==> flow/design.v <==
module pc_module(
    input [31:0] pc_in,
    input freeze,
    input clk,
    input rst,
    output reg [31:0] pc_out
);
always @(posedge clk, posedge rst) begin
    if (rst == 1) begin
        pc_out <= 0;
    end
    else if(freeze == 1) begin
        pc_out <= pc_out;
    end
    else begin
        pc_out <= pc_in;
    end
end
endmodule 
module adder(
    input [31:0] a,
    input [31:0] b,
    input rst,
    output [31:0] result
);
assign result = rst ? 32'b0: a+b;
endmodule  
module multiplexer(
    input [31:0] a,
    input [31:0] b,
    input select,
    output [31:0] out
);
assign out = select ? b : a;
endmodule  
module instruction_fetch(
    input clk,
    input rst,
    input freeze,
    input branch_taken,
    input [31:0] branch_adr,
    output [31:0] pc_out,
    output [31:0] imem_addr,
    input [31:0] imem_data,
    output [31:0] instruction 
);
wire [31:0] pc_wire;
wire [31:0] mux_out;
wire [31:0] pc_out_wire;
pc_module pcm(.pc_in    (mux_out),.freeze   (freeze && !branch_taken),.clk   (clk),.rst  (rst),.pc_out   (pc_wire));
multiplexer mux(.a  (pc_out_wire),.b    (branch_adr),.select    (branch_taken),.out     (mux_out));
adder adder(.a     (pc_wire),.b    (32'd4), .rst     (rst), .result    (pc_out_wire));
assign imem_addr = pc_wire;
assign instruction = rst ? 32'b0 : imem_data;
assign pc_out = rst ? 32'b0 : pc_out_wire;
endmodule
module instruction_fetch_register(
    input clk,
    input rst,
    input freeze,
    input flush,
    input [31:0] pc_in,
    input [31:0] instruction_in,
    output reg [31:0] pc,
    output reg [31:0] instruction
);
always@(posedge clk, posedge rst) begin
    if (rst) begin
        pc <= 32'b0;
        instruction <= 32'b0;			
    end else if (flush) begin
        pc <= 32'b0;
        instruction <= 32'b0;			
    end
    else if(freeze == 1'b0) begin
        pc <= pc_in;
        instruction <= instruction_in;
    end else begin
        pc <= pc;
        instruction <= instruction;
    end
end
endmodule  
module control_unit (
  input [1:0] mode,
  input [3:0] opcode,
  input s,
  output [3:0] execute_command,
  output mem_read, mem_write,
  output wb_enable,
  output b,
  output update_state
);
  assign update_state = s && mode == 2'b00;
  assign b = (opcode[3] == 1'b0 && mode == 2'b10) ? 1'b1 : 1'b0;
  assign wb_enable = ((mode == 2'b00 && (opcode == 4'b1101 || opcode == 4'b1111 || opcode == 4'b0100 || opcode == 4'b0101 || opcode == 4'b0010 || opcode == 4'b0110 || opcode == 4'b0000 || opcode == 4'b1100 || opcode == 4'b0001)) || (opcode == 4'b0100 && s == 1'b1 && mode == 2'b01)) ? 1'b1 : 0;
  assign mem_read = (opcode == 4'b0100 && mode == 2'b01 && s == 1'b1 ) ? 1 : 0;
  assign mem_write = (opcode == 4'b0100 && mode == 2'b01 && s == 1'b0 ) ? 1 : 0;
  assign execute_command = (opcode == 4'b1101 ? 4'b0001 : (opcode == 4'b1111 ? 4'b1001 : (opcode == 4'b0100 ? 4'b0010 :
   (opcode == 4'b0101 ? 4'b0011 : (opcode == 4'b0010 ? 4'b0100 : (opcode == 4'b0110 ?  4'b0101 : (opcode == 4'b0000 ? 4'b0110 : (opcode == 4'b1100 ? 4'b0111 :
   (opcode == 4'b0001 ? 4'b1000 : (opcode == 4'b1010 ? 4'b0100 : (opcode == 4'b1101 ? 4'b0110 : (opcode == 4'b1000 ? 4'b0110 : 4'b0))))))))))));
endmodule
module condition_check (
    input[3:0] condition,
    input[3:0] condState,
    output check
);
    assign check = ((condition == 4'b0000 && condState[2] == 1'b1) || (condition == 4'b0001 && condState[2] == 1'b0) || (condition == 4'b0010 && condState[1] == 1'b1)
    || (condition == 4'b0011 && condState[1] == 1'b0) || (condition == 4'b0100 && condState[3] == 1'b1) || (condition == 4'b0101 && condState[3] == 1'b0) 
    || (condition == 4'b0110 && condState[0] == 1'b1) || (condition == 4'b0111 && condState[0] == 1'b0) || (condition == 4'b1000 && condState[1] == 1'b1 && condState[2] == 1'b0)
    || (condition == 4'b1001 && (condState[1] == 1'b0 || condState[2] == 1'b1)) || (condition == 4'b1010 && condState[3] == condState[0]) || (condition == 4'b1011 && condState[3] != condState[0]) 
    || (condition == 4'b1100 && condState[2] == 1'b0 && condState[3] == condState[0]) || (condition == 4'b1101 && (condState[2] == 1'b1 || condState[3] != condState[0])) || (condition == 4'b1110) || (condition == 4'b1111)) ? 1'b1 : 1'b0;
endmodule
module register_file ( 
  input clk, rst,
  input[3:0] src1, src2, dest_wb, 
  input[31:0] result_wb, 
  input write_back_enable,
  output [31:0] reg1, reg2
);
  reg[31:0] regs[15:0];
  assign reg1 = (write_back_enable && dest_wb == src1) ? result_wb : regs[src1];
  assign reg2 = (write_back_enable && dest_wb == src2) ? result_wb : regs[src2];
  integer i;
	always @(posedge clk, posedge rst) begin
		if (rst) begin
			for (i = 0; i < 16; i = i + 1) begin
				regs[i] <= i;
			end
		end
		else if (write_back_enable) begin 
			regs[dest_wb] <= result_wb;
		end
	end
endmodule
module instrcution_decode(
    input clk,
    input rst,
    input [31:0] instruction,
    input [31:0] result_wb,
    input write_back_enable,
    input [3:0] dest_wb,
    input hazard,
    input [3:0] sr,
    input [31:0] pc_in,
    output wb_en,
    output mem_r_en,
    output mem_w_en,
    output b,
    output s,
    output [3:0] exec_cmd,
    output [31:0] val_rn,
    output [31:0] val_rm,
    output imm,
    output [11:0] shift_operand,
    output [23:0] signed_imm_24,
    output [3:0] dest,
    output [3:0] src1,
    output [3:0] src2,
    output two_src,
    output [31:0] pc_out
);
assign shift_operand = instruction[11:0];
assign imm = instruction[25];
assign signed_imm_24 = instruction[23:0];
assign pc_out = pc_in;
assign dest = instruction[15:12];
wire check;
wire[3:0] exec_cmd_wire;
wire mem_r_en_wire;
wire mem_w_en_wire;
wire wb_en_wire;
wire b_wire;
wire s_wire;
assign two_src = !instruction[25] || mem_w_en_wire;
control_unit cu(
    .mode   (instruction[27:26]),
    .opcode (instruction[24:21]),
    .s  (instruction[20]),
    .execute_command    (exec_cmd_wire),
    .mem_read   (mem_r_en_wire),
    .mem_write  (mem_w_en_wire),
    .wb_enable  (wb_en_wire),
    .b  (b_wire),
    .update_state   (s_wire)
);
condition_check cc(
    .condition  (instruction[31:28]),
    .condState  (sr),
    .check  (check)
);
wire cond_or_hazard;
assign cond_or_hazard = hazard || !check;
assign s = !cond_or_hazard ? s_wire : 0;
assign b = !cond_or_hazard ? b_wire : 0;
assign wb_en = !cond_or_hazard ? wb_en_wire : 0;
assign mem_w_en = !cond_or_hazard ? mem_w_en_wire : 0;
assign mem_r_en = !cond_or_hazard ? mem_r_en_wire : 0;
wire [3:0] src2_wire;
assign exec_cmd = !cond_or_hazard ? exec_cmd_wire : 0;
assign src1 = instruction[19:16];
assign src2 = src2_wire;
assign src2_wire = mem_w_en_wire ? dest : instruction[3:0];
register_file rf(
    .clk   (clk),
    .rst   (rst),
    .src1  (instruction[19:16]),
    .src2  (src2_wire),
    .dest_wb   (dest_wb),
    .result_wb (result_wb),
    .write_back_enable (write_back_enable),
    .reg1  (val_rn),
    .reg2  (val_rm)
);
endmodule  
module instruction_decode_register(
    input clk,
    input rst,
    input flush,
    input wb_en_in,
    input mem_r_en_in,
    input mem_w_en_in,
    input b_in,
    input s_in,
    input [3:0] exe_cmd_in,
    input [31:0] pc_in,
    input [31:0] val_rn_in,
    input [31:0] val_rm_in,
    input imm_in,
    input [11:0] shift_operand_in,
    input [23:0] signed_imm_24_in,
    input [3:0] dest_in,
    input [3:0] sr_in,
    input [3:0] src1_in,
    input [3:0] src2_in,
    output reg wb_en,
    output reg mem_r_en,
    output reg mem_w_en,
    output reg b,
    output reg s,
    output reg [3:0] exe_cmd,
    output reg [31:0] pc,
    output reg [31:0] val_rn,
    output reg [31:0] val_rm,
    output reg imm,
    output reg [11:0] shift_operand,
    output reg [23:0] signed_imm_24,
    output reg [3:0] dest,
    output reg [3:0] sr_out,
    output reg [3:0] src1_out,
    output reg [3:0] src2_out
);
always@(posedge clk, posedge rst) begin
    if (rst) begin
        wb_en <= 0;
        mem_r_en <= 0;
        mem_w_en <= 0;
        b <= 0;
        s <= 0;
        exe_cmd <= 0;
        pc <= 0;
        val_rm <= 0;
        val_rn <= 0;
        imm <= 0;
        shift_operand <= 0;
        signed_imm_24 <= 0;
        dest <= 0;
        src1_out <= 0;
        src2_out <= 0;
        sr_out <= 0;
    end else if (flush) begin
        wb_en <= 0;
        mem_r_en <= 0;
        mem_w_en <= 0;
        b <= 0;
        s <= 0;
        exe_cmd <= 0;
        pc <= 0;
        val_rm <= 0;
        val_rn <= 0;
        imm <= 0;
        shift_operand <= 0;
        signed_imm_24 <= 0;
        dest <= 0;
        src1_out <= 0;
        src2_out <= 0;
        sr_out <= 0;
    end else begin
        wb_en <= wb_en_in;
        mem_r_en <= mem_r_en_in;
        mem_w_en <= mem_w_en_in;
        b <= b_in;
        s <= s_in;
        exe_cmd <= exe_cmd_in;
        pc <= pc_in;
        val_rm <= val_rm_in;
        val_rn <= val_rn_in;
        imm <= imm_in;
        shift_operand <= shift_operand_in;
        signed_imm_24 <= signed_imm_24_in;
        dest <= dest_in;
        src1_out <= src1_in;
        src2_out <= src2_in;
        sr_out <= sr_in;
    end
end
endmodule  
module alu(
    input[3:0] exec_command,
    input[31:0] in1,
    input[31:0] in2,
    input carry_in,
    output[31:0] result,
    output c,
    output n,
    output z,
    output v
);
    wire [32:0] result_extend;
    wire [32:0] in1_extend;
    wire [32:0] in2_extend;
    assign in1_extend = {in1[31],in1};
    assign in2_extend = {in2[31],in2};
    assign result_extend = exec_command == 4'b0001 ? in2_extend : (exec_command == 4'b1001 ? ~in2_extend : (exec_command == 4'b0010 ? (in2_extend + in1_extend) : 
    (exec_command == 4'b0011 ? (in1_extend + in2_extend + carry_in) : (exec_command == 4'b0100 ? (in1_extend - in2_extend) : (exec_command == 4'b0101 ? (in1_extend - in2_extend - 1) : 
    (exec_command == 4'b0110 ? (in1_extend & in2_extend) : (exec_command == 4'b0111 ? (in1_extend | in2_extend) : (exec_command == 4'b1000 ? (in2_extend ^ in1_extend) : 
    (in1_extend))))))))) ;
    assign result = result_extend[31:0];
    assign c = result_extend[32] == 1'b1 && result_extend[31] == 1'b0;
    assign n = result[31];
    assign z = (result == 0);
    assign v = ((exec_command == 4'b0010 || exec_command == 4'b0011) && in1[31] == in2[31] && in1[31] != result[31]) || ((exec_command == 4'b0100 || exec_command == 4'b0101) && in1[31] == ~in2[31] && in1[31] != result[31]);
endmodule  
module val2_gen(
    input[31:0] val_rm,
    input imm,
    input mem_en,
    input [11:0] shift_operand,
    output reg [31:0] result
);
wire [31:0] imm8 = {24'b0, shift_operand[7:0]};
wire [4:0] imm_rot = {shift_operand[11:8], 1'b0};
wire [4:0] sh_amt = shift_operand[11:7];
wire [63:0] imm_dbl = {imm8, imm8} >> imm_rot;
wire [63:0] rm_dbl = {val_rm, val_rm} >> sh_amt;
always @(*) begin
    if(mem_en == 1) begin
       result = {20'b0, shift_operand};
    end
    else if (imm == 1) begin
        result = imm_dbl[31:0];
    end else if(imm == 0 && shift_operand[4] == 0) begin
        case (shift_operand[6:5])
            2'b00: result = val_rm << sh_amt;
            2'b01: result = val_rm >> sh_amt;
            2'b10: result = val_rm >>> sh_amt;
            default: result = rm_dbl[31:0];
        endcase
    end else begin
        result = val_rm;
    end
end
endmodule
module status_register(
    input clk,
    input rst,
    input n,
    input z,
    input c,
    input v,
    input s,
    output [3:0] cond
);
reg[3:0] cond_reg;
always @(posedge clk, posedge rst) begin
    if(rst == 1'b1) begin
        cond_reg <= 4'b0;
    end else if (s == 1'b1) begin
        cond_reg <= {n,z,c,v};
    end
end
assign cond = s == 1'b1 ? {n,z,c,v} : cond_reg;
endmodule
module execution(
    input clk,
    input rst,
    input s,
    input [3:0] exec_cmd,
    input mem_r_en, mem_w_en,
    input [31:0] pc,
    input [31:0] val_rn,val_rm,
    input imm,
    input [11:0] shift_operand,
    input [23:0] signed_imm_24,
    input [3:0] sr,
    output[31:0] alu_result,br_addr,
    output[3:0] status,
    output[31:0] val_rm_out
);
wire[31:0] signed_imm_24_extended;
assign signed_imm_24_extended = {signed_imm_24[23],signed_imm_24[23],signed_imm_24[23],signed_imm_24[23],signed_imm_24[23],signed_imm_24[23],signed_imm_24[23],signed_imm_24[23],signed_imm_24};
assign br_addr = pc + (signed_imm_24_extended << 2);
wire mem_en;
wire c,n,z,v;
assign mem_en = mem_r_en | mem_w_en;
wire [31:0] mux_before_alu_out_wire;
wire[31:0] val2_gen_wire;
val2_gen val2_gen(
    .val_rm (val_rm_out),
    .imm    (imm),
    .mem_en (mem_en),
    .shift_operand  (shift_operand),
    .result (val2_gen_wire)
);
alu alu(
    .exec_command (exec_cmd),
    .in1    (mux_before_alu_out_wire),
    .in2    (val2_gen_wire),
    .carry_in   (sr[1]),
    .result (alu_result),
    .c  (c),
    .n  (n),
    .z  (z),
    .v  (v)
);
status_register sreg(
    .clk   (clk),
    .rst   (rst),
    .n (n),
    .z (z),
    .c (c),
    .v (v),
    .s (s),
    .cond  (status)
);
assign val_rm_out = val_rm;
assign mux_before_alu_out_wire = val_rn;
endmodule 
module execution_register(
    input clk,
    input rst,
    input wb_en_in,
    input mem_r_en_in,
    input mem_w_en_in,
    input [31:0] alu_result_in,
    input [31:0] st_val_in,
    input [3:0] dest_in,
    output reg wb_en,
    output reg mem_r_en,
    output reg mem_w_en,
    output reg [31:0] alu_result,
    output reg [31:0] st_val,
    output reg [3:0] dest
);
always @(posedge clk, posedge rst) begin
    if (rst) begin
        wb_en <= 0;
        mem_r_en <= 0;
        mem_w_en <= 0;
        alu_result <= 0;
        st_val <= 0;
        dest <= 0;
    end else begin
        wb_en <= wb_en_in;
        mem_r_en <= mem_r_en_in;
        mem_w_en <= mem_w_en_in;
        alu_result <= alu_result_in;
        st_val <= st_val_in;
        dest <= dest_in;
    end
end
endmodule  
module memory_register(
    input clk,
    input rst,
    input wb_en_in,
    input mem_r_en_in,
    input [31:0] alu_result_in,
    input [31:0] mem_read_value_in,
    input [3:0] dest_in,
    output reg [31:0] alu_result,
    output reg [31:0] mem_read_value,
    output reg [3:0] dest,
    output reg wb_en,
    output reg mem_r_en
);
always @(posedge clk, posedge rst) begin
    if (rst) begin
        alu_result <= 0;
        mem_read_value <= 0;
        dest <= 0;
        wb_en <= 0;
        mem_r_en <= 0;
    end else begin
        dest <= dest_in;
        mem_read_value <= mem_read_value_in;
        alu_result <= alu_result_in;
        wb_en <= wb_en_in;
        mem_r_en <= mem_r_en_in;
    end
end
endmodule  
module write_back(
    input [31:0] alu_result,
    input [31:0] mem_result,
    input mem_r_en,
    output [31:0] out
);
assign out = mem_r_en ? mem_result : alu_result;
endmodule  
module hazard_detection_unit_old(
    input [3:0] src1,
    input [3:0] src2,
    input [3:0] exe_dest,
    input exe_wb_en,
    input mem_wb_en,
    input two_src,
    input [3:0] mem_dest,
    output reg hazard_detected
);
always @(*) begin
    if(mem_wb_en && src1 == mem_dest) begin
        hazard_detected <= 1;
    end else if(exe_wb_en && src1 == exe_dest) begin
        hazard_detected <= 1;
    end else if(two_src && mem_wb_en && src2 == mem_dest) begin
        hazard_detected <= 1;
    end else if(two_src && exe_wb_en && src2 == exe_dest) begin
        hazard_detected <= 1;
    end else begin
        hazard_detected <= 0;
    end
end
endmodule  
module ARM(
    input clk,
    input rst,
    output [31:0] imem_addr,
    input [31:0] imem_data,
    output [31:0] dmem_addr,
    output [31:0] dmem_wdata,
    output dmem_we,
    input [31:0] dmem_rdata
);
wire hazard;
wire branch_taken;
wire [31:0] branch_adr;
wire [31:0] pc_if_out;
wire [31:0] instruction_if_out;
instruction_fetch inst_fetch(
	.clk	(clk),
	.rst	(rst),
	.freeze	(hazard),
	.branch_taken	(branch_taken),
	.branch_adr	(branch_adr),
	.pc_out	(pc_if_out),
	.imem_addr	(imem_addr),
	.imem_data	(imem_data),
	.instruction	(instruction_if_out)
);
wire [31:0] pc_if_reg_out;
wire [31:0] instruction_if_reg_out;
instruction_fetch_register inst_fetch_reg(
	.clk	(clk),
	.rst	(rst),
	.freeze	(hazard),
	.flush	(branch_taken),
	.pc_in(pc_if_out),
	.instruction_in	(instruction_if_out),
	.pc	(pc_if_reg_out),
	.instruction	(instruction_if_reg_out)
);
wire[31:0] result_wb;
wire write_back_enable;
wire [3:0] dest_wb;
wire [3:0] sr;
wire wb_en_id_out;
wire mem_r_en_id_out;
wire mem_w_en_id_out;
wire b_id_out;
wire s_id_out;
wire [3:0] exec_cmd_id_out;
wire [31:0] val_rn_id_out;
wire [31:0] val_rm_id_out;
wire imm_id_out;
wire [11:0] shift_operand_id_out;
wire [23:0] signed_imm_24_id_out;
wire [3:0] dest_id_out;
wire [3:0] src1_id_out;
wire [3:0] src2_id_out;
wire two_src_id_out;
wire [31:0] pc_id_out;
instrcution_decode inst_decode(
	.clk	(clk),
	.rst	(rst),
	.instruction	(instruction_if_reg_out),
	.result_wb	(result_wb),
	.write_back_enable	(write_back_enable),
	.dest_wb	(dest_wb),
	.hazard	(hazard),
	.sr	(sr),
	.pc_in	(pc_if_reg_out),
	.wb_en	(wb_en_id_out),
	.mem_r_en	(mem_r_en_id_out),
	.mem_w_en	(mem_w_en_id_out),
	.b	(b_id_out),
	.s	(s_id_out),
	.exec_cmd	(exec_cmd_id_out),
	.val_rn	(val_rn_id_out),
	.val_rm	(val_rm_id_out),
	.imm		(imm_id_out),
	.shift_operand	(shift_operand_id_out),
	.signed_imm_24	(signed_imm_24_id_out),
	.dest	(dest_id_out),
	.src1	(src1_id_out),
	.src2	(src2_id_out),
	.two_src	(two_src_id_out),
	.pc_out	(pc_id_out)
);
wire wb_en_id_reg_out;
wire mem_r_en_id_reg_out;
wire mem_w_en_id_reg_out;
wire b_id_reg_out;
wire s_id_reg_out;
wire [3:0] exe_cmd_id_reg_out;
wire [31:0] pc_id_reg_out;
wire [31:0] val_rn_id_reg_out;
wire [31:0] val_rm_id_reg_out;
wire imm_id_reg_out;
wire [11:0] shift_operand_id_reg_out;
wire [23:0] signed_imm_24_id_reg_out;
wire [3:0] dest_id_reg_out;
wire [3:0] sr_id_reg_out;
wire [3:0] src1_id_reg_out;
wire [3:0] src2_id_reg_out;
instruction_decode_register inst_decode_reg(
	.clk	(clk),
	.rst	(rst),
	.flush	(branch_taken),
	.wb_en_in	(wb_en_id_out),
	.mem_r_en_in	(mem_r_en_id_out),
	.mem_w_en_in	(mem_w_en_id_out),
	.b_in	(b_id_out),
	.s_in	(s_id_out),
	.exe_cmd_in	(exec_cmd_id_out),
	.pc_in	(pc_id_out),
	.val_rn_in	(val_rn_id_out),
	.val_rm_in	(val_rm_id_out),
	.imm_in	(imm_id_out),
	.shift_operand_in	(shift_operand_id_out),
	.signed_imm_24_in	(signed_imm_24_id_out),
	.dest_in	(dest_id_out),
	.sr_in	(sr),
	.src1_in	(src1_id_out),
	.src2_in	(src2_id_out),
	.wb_en	(wb_en_id_reg_out),
	.mem_r_en	(mem_r_en_id_reg_out),
	.mem_w_en	(mem_w_en_id_reg_out),
	.b (branch_taken),
	.s (s_id_reg_out),
	.exe_cmd	(exe_cmd_id_reg_out),
	.pc	(pc_id_reg_out),
	.val_rn	(val_rn_id_reg_out),
	.val_rm	(val_rm_id_reg_out),
	.imm	(imm_id_reg_out),
	.shift_operand	(shift_operand_id_reg_out),
	.signed_imm_24	(signed_imm_24_id_reg_out),
	.dest	(dest_id_reg_out),
	.sr_out	(sr_id_reg_out),
	.src1_out	(src1_id_reg_out),
	.src2_out	(src2_id_reg_out)
);
wire [31:0] alu_result_exe_reg_out;
wire [31:0] alu_result_exe_out;
wire [31:0] val_rm_exe_out;
execution exe(
	.clk	(clk),
	.rst 	(rst),
	.s	(s_id_reg_out),
	.exec_cmd	(exe_cmd_id_reg_out),
	.mem_r_en	(mem_r_en_id_reg_out),
	.mem_w_en	(mem_w_en_id_reg_out),
	.pc	(pc_id_reg_out),
	.val_rn	(val_rn_id_reg_out),
	.val_rm	(val_rm_id_reg_out),
	.imm	(imm_id_reg_out),
	.shift_operand	(shift_operand_id_reg_out),
	.signed_imm_24	(signed_imm_24_id_reg_out),
	.sr	(sr_id_reg_out),
	.alu_result	(alu_result_exe_out),
	.br_addr	(branch_adr),
	.status	(sr),
	.val_rm_out	(val_rm_exe_out)
);
wire wb_en_exe_reg_out;
wire mem_r_en_exe_reg_out;
wire mem_w_en_exe_reg_out;
wire [3:0] dest_exe_reg_out;
wire [31:0] val_rm_exe_reg_out;
execution_register exe_reg(
	.clk	(clk),
	.rst	(rst),
	.wb_en_in	(wb_en_id_reg_out),
	.mem_r_en_in	(mem_r_en_id_reg_out),
	.mem_w_en_in	(mem_w_en_id_reg_out),
	.alu_result_in	(alu_result_exe_out),
	.st_val_in	(val_rm_exe_out),
	.dest_in	(dest_id_reg_out),
	.wb_en	(wb_en_exe_reg_out),
	.mem_r_en	(mem_r_en_exe_reg_out),
	.mem_w_en	(mem_w_en_exe_reg_out),
	.alu_result	(alu_result_exe_reg_out),
	.st_val	(val_rm_exe_reg_out),
	.dest	(dest_exe_reg_out)
);
wire [31:0] mem_result_out;
assign dmem_addr = alu_result_exe_reg_out;
assign dmem_wdata = val_rm_exe_reg_out;
assign dmem_we = mem_w_en_exe_reg_out;
assign mem_result_out = mem_r_en_exe_reg_out ? dmem_rdata : 32'b0;
wire [31:0] alu_result_mem_reg_out;
wire [31:0] mem_read_val_mem_reg_out;
wire mem_r_en_mem_reg_out;
memory_register mem_reg(
	.clk	(clk),
	.rst	(rst),
	.wb_en_in	(wb_en_exe_reg_out),
	.mem_r_en_in	(mem_r_en_exe_reg_out),
	.alu_result_in	(alu_result_exe_reg_out),
	.mem_read_value_in	(mem_result_out),
	.dest_in	(dest_exe_reg_out),
	.alu_result	(alu_result_mem_reg_out),
	.mem_read_value	(mem_read_val_mem_reg_out),
	.dest	(dest_wb),
	.wb_en	(write_back_enable),
	.mem_r_en	(mem_r_en_mem_reg_out)
);
write_back wb(
	.alu_result	(alu_result_mem_reg_out),
	.mem_result	(mem_read_val_mem_reg_out),
	.mem_r_en	(mem_r_en_mem_reg_out),
	.out	(result_wb)
);
hazard_detection_unit_old hdu(
	.src1	(src1_id_out),
	.src2	(src2_id_out),
	.exe_dest	(dest_id_reg_out),
	.exe_wb_en	(wb_en_id_reg_out),
	.mem_wb_en	(wb_en_exe_reg_out),
	.two_src	(two_src_id_out),
	.mem_dest	(dest_exe_reg_out),
	.hazard_detected	(hazard)
);
endmodule  
# Reports on ARM
# Module ARM before and after one edit of its RTL, step after step.
# Lines under "orig" count in the file above, lines under "edited" in the edited file.
# "delta": "edited" minus "orig" as printed here.
# Cell names lack the library's common part.
# Not given: -
# setup
design	ARM
clk_port	clk
cell_library	sky130hd
corner	tt_025C_1v80

# Edit of the RTL
# Unified diff, file above to edited file.
# The edit is scripted: it alters the design's behaviour and was not made to optimise anything.
# begin of diff
@@ -119,5 +119,5 @@
   output [31:0] reg1, reg2
 );
-  reg[31:0] regs[15:0];
+  reg[31:0] regs[7:0];
   assign reg1 = (write_back_enable && dest_wb == src1) ? result_wb : regs[src1];
   assign reg2 = (write_back_enable && dest_wb == src2) ? result_wb : regs[src2];
# end of diff

# After elaboration
# Source: Yosys, flattened and elaborated. Widths are those after wreduce. Registers that Yosys merges into a memory's read port (data or address) are not register bits. Print and check cells do not count. Equal cells are merged and count once.
# word_totals
item	orig	edited	delta
input_bits	66	66	0
word_cells	332	292	-40
output_inout_bits	97	97	0
register_bits	901	645	-256
# classes
item	orig	edited	delta
n_mux	69	69	0
shifts	5	5	0
n_logic	15	15	0
reduce_logical	97	89	-8
equal	95	71	-24
addsub	6	6	0
# ops
cell	orig	edited	delta
4-bit equality test (second input constant)	39	15	-24
4-bit by 3-bit equality test with 1-bit output (second input constant)	23	11	-12
3-bit equality test (second input constant)	0	12	12
2-bit AND reduction	16	8	-8
4-bit by 2-bit equality test with 1-bit output (second input constant)	11	5	-6
3-bit by 2-bit equality test with 1-bit output (second input constant)	0	6	6
4-bit by 1-bit equality test with 1-bit output (second input constant)	6	3	-3
4-bit zero test	5	2	-3
3-bit by 1-bit equality test with 1-bit output (second input constant)	0	3	3
3-bit zero test	0	3	3
32-bit case mux with 16-bit select	2	0	-2
32-bit case mux with 8-bit select	0	2	2
# Unchanged operator kinds not shown: 37.

# Longest topological paths
# Longest topological path by Yosys (ltp), each cell counted once; first at word level (registers and memories cut), then after technology mapping (sequential cells cut; the memories' decode and read muxes count).
# depth
item	orig	edited	delta
depth_word	41	41	0
ABC_AREA	0	0	-
ltp_mapped	38	35	-3

# Netlist
# Source: synth_stat.txt of the flow (Yosys; design flattened, memories mapped). It holds for the ABC_AREA given above (unset counts as 0); a run with the other value may have another netlist.
# synth_totals
item	orig	edited	delta
ff_cells	889	633	-256
mapped_cells	6320	5379	-941
buffers	525	451	-74
synth_area_um2	56158.9	45788.9	-10370.0
# by_type
cell_type	orig	edited	delta
a22oi_1	333	51	-282
dfrtp_1	857	621	-236
a21oi_1	615	432	-183
nor2_1	705	540	-165
nand2_1	469	594	125
nand4_1	107	29	-78
clkbuf_1	398	329	-69
nand3_1	161	92	-69
a22o_1	112	44	-68
a221oi_1	97	32	-65
a311oi_1	8	41	33
o211ai_1	33	63	30
mux4_2	55	82	27
o221ai_1	23	50	27
and3_1	38	58	20
dfstp_2	32	12	-20
nor3_1	86	105	19
a211oi_1	98	115	17
# Unchanged cell types not shown: 14.
# Not every row of either side is listed.
# By module: a second synthesis without flattening, with its own total; a netlist apart from the flattened one above.
# hier_totals
item	orig	edited	delta
cells_unflattened	6461	5342	-1119
area_unflattened_um2	63783.7	50686.1	-13097.6
# Rows give one instance, submodules left out.
# modules_orig
mod	n_cells	instances	area_um2	seq_area_um2
register_file	2456	1	27931.8	12852.3
alu	1503	1	9554.2	0.0
val2_gen	839	1	6511.2	0.0
instruction_decode_register	334	1	5036.1	3953.8
instruction_fetch_register	207	1	2621.3	1601.5
adder	312	1	2098.3	0.0
execution	258	1	1831.8	0.0
execution_register	72	1	1780.5	1776.7
memory_register	71	1	1755.4	1751.7
pc_module	69	1	1348.8	800.8
instrcution_decode	91	1	708.2	0.0
instruction_fetch	74	1	650.6	0.0
multiplexer	36	1	544.3	0.0
write_back	36	1	544.3	0.0
# orig: Modules not listed: 5.
# modules_edited
mod	n_cells	instances	area_um2	seq_area_um2
register_file	1341	1	14854.2	6421.2
alu	1499	1	9534.1	0.0
val2_gen	839	1	6511.2	0.0
instruction_decode_register	334	1	5036.1	3953.8
instruction_fetch_register	207	1	2621.3	1601.5
adder	312	1	2098.3	0.0
execution	258	1	1831.8	0.0
execution_register	72	1	1780.5	1776.7
memory_register	71	1	1755.4	1751.7
pc_module	69	1	1348.8	800.8
instrcution_decode	91	1	708.2	0.0
instruction_fetch	74	1	650.6	0.0
multiplexer	36	1	544.3	0.0
write_back	36	1	544.3	0.0
# edited: Modules not listed: 5.

# Worst setup path after synthesis
# Source: OpenSTA report_checks on the synthesized netlist (no wires, ideal clock, input and output delay 20% of the period each), path of least setup slack; recovery checks are left aside. Register names are those of the netlist, which keeps one name where synthesis merged equal registers.
# synth_timing
item	orig	edited	delta
path_type	input -> register	input -> register	-
start	in rst	in rst	-
end	reg inst_fetch.pcm.pc_out[3]	reg inst_fetch.pcm.pc_out[3]	-
setup_ps	83	78	-5
period_ps	11000	11000	0
arrival_time_ps	22202	16632	-5570
in_delay_ps	2200	2200	0
driving_pins	4	4	0
required_time_ps	10917	10922	5
path_slack_ps	-11284	-5709	5575
delay_ps	20085	14510	-5575
synth_period_reached_ps	22284	16709	-5575
# "delay_ps" is the arrival time less input delay plus setup time.
# "driving_pins" counts driving pins, that of a launching flip-flop among them; a cell with two outputs on the path counts twice.
# "synth_period_reached_ps" = period - worst setup slack (recovery checks aside). The figure is calculated, with input and output delays left at 20% of the set period.
# The rows between start and end are the longest chain of elaborated cells between them; the timing report does not say that the signal goes this way. Where chains are equally long, one stands for them.
# Each line given opens the expression or statement behind the cell; cells for indexed reads and writes are added by Yosys, which also makes memories of some case tables.
# At most two assigning lines are given for a register; there are more.
# synth_via_orig
path_cell_list	inv_1 > and3_1 > o21ai_0 > o21ai_0
elab_chain_cells	2
cells_between	2
cone_lines	2
classes_between	2 x mux
# synth_lines_orig
item	line_no	rtl
start, declared	537	input rst,
32-bit 2-to-1 mux	26	assign result = rst ? 32'b0: a+b;
32-bit 2-to-1 mux	34	assign out = select ? b : a;
end, assigned	13	pc_out <= pc_out;
end, assigned	16	pc_out <= pc_in;
end, declared	6	output reg [31:0] pc_out
# synth_via_edited
path_cell_list	inv_1 > and3_1 > a211oi_1 > a21oi_1
elab_chain_cells	2
cells_between	2
cone_lines	2
classes_between	2 x mux
# synth_lines_edited
item	line_no	rtl
start, declared	537	input rst,
32-bit 2-to-1 mux	26	assign result = rst ? 32'b0: a+b;
32-bit 2-to-1 mux	34	assign out = select ? b : a;
end, assigned	13	pc_out <= pc_out;
end, assigned	16	pc_out <= pc_in;
end, declared	6	output reg [31:0] pc_out

# Timing after layout
# Path of least setup slack in the final report of the runs of set A (OpenROAD, finished layout, wires in). Where an end is a register, its clock arrival counts in the times.
# The report prints the path's times to 10 ps; the period is as set.
# layout_timing
item	orig	edited	delta
path_type	register -> register	register -> register	-
start	reg inst_decode_reg.shift_operand[7]	reg inst_decode_reg.shift_operand[8]	-
end	reg inst_decode_reg.exe_cmd	reg inst_decode_reg.exe_cmd	-
required_time_ps	11620	11530	-90
setup_ps	110	130	20
driving_pins	27	28	1
path_slack_ps	940	790	-150
arrival_time_ps	10680	10740	60
period_ps	11000	11000	0
# An end named without its bit number is one bit of that signal or, where synthesis recoded a state register, one of its new flip-flops.
# The rows between start and end are the longest chain of elaborated cells between them; the timing report does not say that the signal goes this way. Where chains are equally long, one stands for them.
# At most two assigning lines are given for a register; there are more.
# layout_via_orig
path_cell_list	dfrtp_4 > inv_2 > nand2_1 > o21ai_0 > mux4_2 > nor2_1 > a2111oi_0 > a211oi_1 > inv_1 > ha_1 > nor4_4 > nand2_1 > a2111oi_2 > nor4_1 > nor3b_2 > nor4b_2 > nand2_1 > nor4_1 > a211o_1 > a221o_1 > o221ai_1 > nor4_1 > nand3_2 > and2_4 > mux4_2 > mux2_4 > nor4_1
elab_chain_cells	39
cells_between	83
classes_between	4 x add/sub; 5 x eq/ne; 5 x shift; 17 x mux; 10 x logic; 42 x reduce/logical
# layout_lines_orig
item	line_no	rtl
start, declared	246	output reg [11:0] shift_operand,
start, assigned	265	shift_operand <= 0;
start, assigned	299	shift_operand <= shift_operand_in;
64-bit by 5-bit >> shifter with 32-bit output	345	wire [63:0] rm_dbl = {val_rm, val_rm} >> sh_amt;
32-bit case mux with 3-bit select	353	case (shift_operand[6:5])
32-bit 2-to-1 mux	352	end else if(imm == 0 && shift_operand[4] == 0) begin
32-bit 2-to-1 mux	350	else if (imm == 1) begin
32-bit 2-to-1 mux	347	if(mem_en == 1) begin
33-bit XOR	326	(exec_command == 4'b0110 ? (in1_extend & in2_extend) : (exec_command == 4'b0111 ? (in1_extend | in2_extend) : ...
33-bit 2-to-1 mux x3	326
[... 9 more ...]	-
1-bit logical AND	108	assign check = ((condition == 4'b0000 && condState[2] == 1'b1) || (condition == 4'b0001 && condState[2] == 1'b ...
1-bit logical OR x15	108
1-bit 2-to-1 mux	108
1-bit zero test	193	assign cond_or_hazard = hazard || !check;
1-bit logical OR	193
4-bit 2-to-1 mux	200	assign exec_cmd = !cond_or_hazard ? exec_cmd_wire : 0;
4-bit 2-to-1 mux	271	end else if (flush) begin
end, assigned	277	exe_cmd <= 0;
end, assigned	294	exe_cmd <= exe_cmd_in;
end, declared	241	output reg [3:0] exe_cmd,
# layout_via_edited
path_cell_list	dfrtp_4 > buf_4 > mux2i_1 > nor2_1 > a211oi_1 > o22ai_1 > a21oi_1 > o221ai_1 > a32oi_1 > ha_1 > inv_1 > a21oi_1 > a21oi_1 > o31ai_1 > o211a_2 > a21o_2 > xor2_1 > or3b_1 > or3_1 > or4_4 > a31oi_4 > nor3_1 > or4b_1 > nand4_1 > o21ai_0 > a311oi_2 > buf_4 > nor4_1
elab_chain_cells	39
cells_between	83
classes_between	4 x add/sub; 5 x eq/ne; 5 x shift; 17 x mux; 10 x logic; 42 x reduce/logical
# layout_lines_edited
item	line_no	rtl
start, declared	246	output reg [11:0] shift_operand,
start, assigned	265	shift_operand <= 0;
start, assigned	299	shift_operand <= shift_operand_in;
64-bit by 5-bit >> shifter with 32-bit output	345	wire [63:0] rm_dbl = {val_rm, val_rm} >> sh_amt;
32-bit case mux with 3-bit select	353	case (shift_operand[6:5])
32-bit 2-to-1 mux	352	end else if(imm == 0 && shift_operand[4] == 0) begin
32-bit 2-to-1 mux	350	else if (imm == 1) begin
32-bit 2-to-1 mux	347	if(mem_en == 1) begin
33-bit XOR	326	(exec_command == 4'b0110 ? (in1_extend & in2_extend) : (exec_command == 4'b0111 ? (in1_extend | in2_extend) : ...
33-bit 2-to-1 mux x3	326
[... 9 more ...]	-
1-bit logical AND	108	assign check = ((condition == 4'b0000 && condState[2] == 1'b1) || (condition == 4'b0001 && condState[2] == 1'b ...
1-bit logical OR x15	108
1-bit 2-to-1 mux	108
1-bit zero test	193	assign cond_or_hazard = hazard || !check;
1-bit logical OR	193
4-bit 2-to-1 mux	200	assign exec_cmd = !cond_or_hazard ? exec_cmd_wire : 0;
4-bit 2-to-1 mux	271	end else if (flush) begin
end, assigned	277	exe_cmd <= 0;
end, assigned	294	exe_cmd <= exe_cmd_in;
end, declared	241	output reg [3:0] exe_cmd,

# Flow runs
# Both versions went through the flow (Yosys, OpenROAD) with the same settings in each pair. Constraints: input delay and output delay 20% of the set period each, output load 0.01 pF.
# flow_settings_set_A
CORE_UTILIZATION	40
period_ns	11.0
CAP_MARGIN	20
CORE_MARGIN	2
SLEW_MARGIN	20
# measured_set_A
item	orig	edited	delta
setupTns_ps	0	0	0
period_reached_ps	10060	10205	145
setup_worst_slack_ps	940	795	-145
post_route_util_pct	45.4	45.5	0.1
final_hold_ws_ps	393	375	-18
synth_chip_area_um2	56158.9	45788.9	-10370.0
total_die_area_um2	143410.0	117193.0	-26217.0
# flow_settings_set_B
ABC_AREA	1
CORE_UTILIZATION	24
CTS_CLUSTER_DIAMETER	323
CTS_CLUSTER_SIZE	93
GPL_ROUTABILITY_DRIVEN	1
PLACE_DENSITY	0.93
SLEW_MARGIN	25
TNS_END_PERCENT	35
period_ns	8.74
CAP_MARGIN	20
CORE_MARGIN	2
# measured_set_B
item	orig	edited	delta
setupTns_ps	0	0	0
period_reached_ps	8250	8233	-17
setup_worst_slack_ps	490	507	17
post_route_util_pct	26.3	26.5	0.2
final_hold_ws_ps	416	404	-12
synth_chip_area_um2	57716.6	45097.0	-12619.6
total_die_area_um2	244426.0	191389.0	-53037.0
# "period_reached_ps": clock period set for the run, less the worst setup slack. It is reckoned from that one timing run; input and output delays stay at 20% of the period that was set.
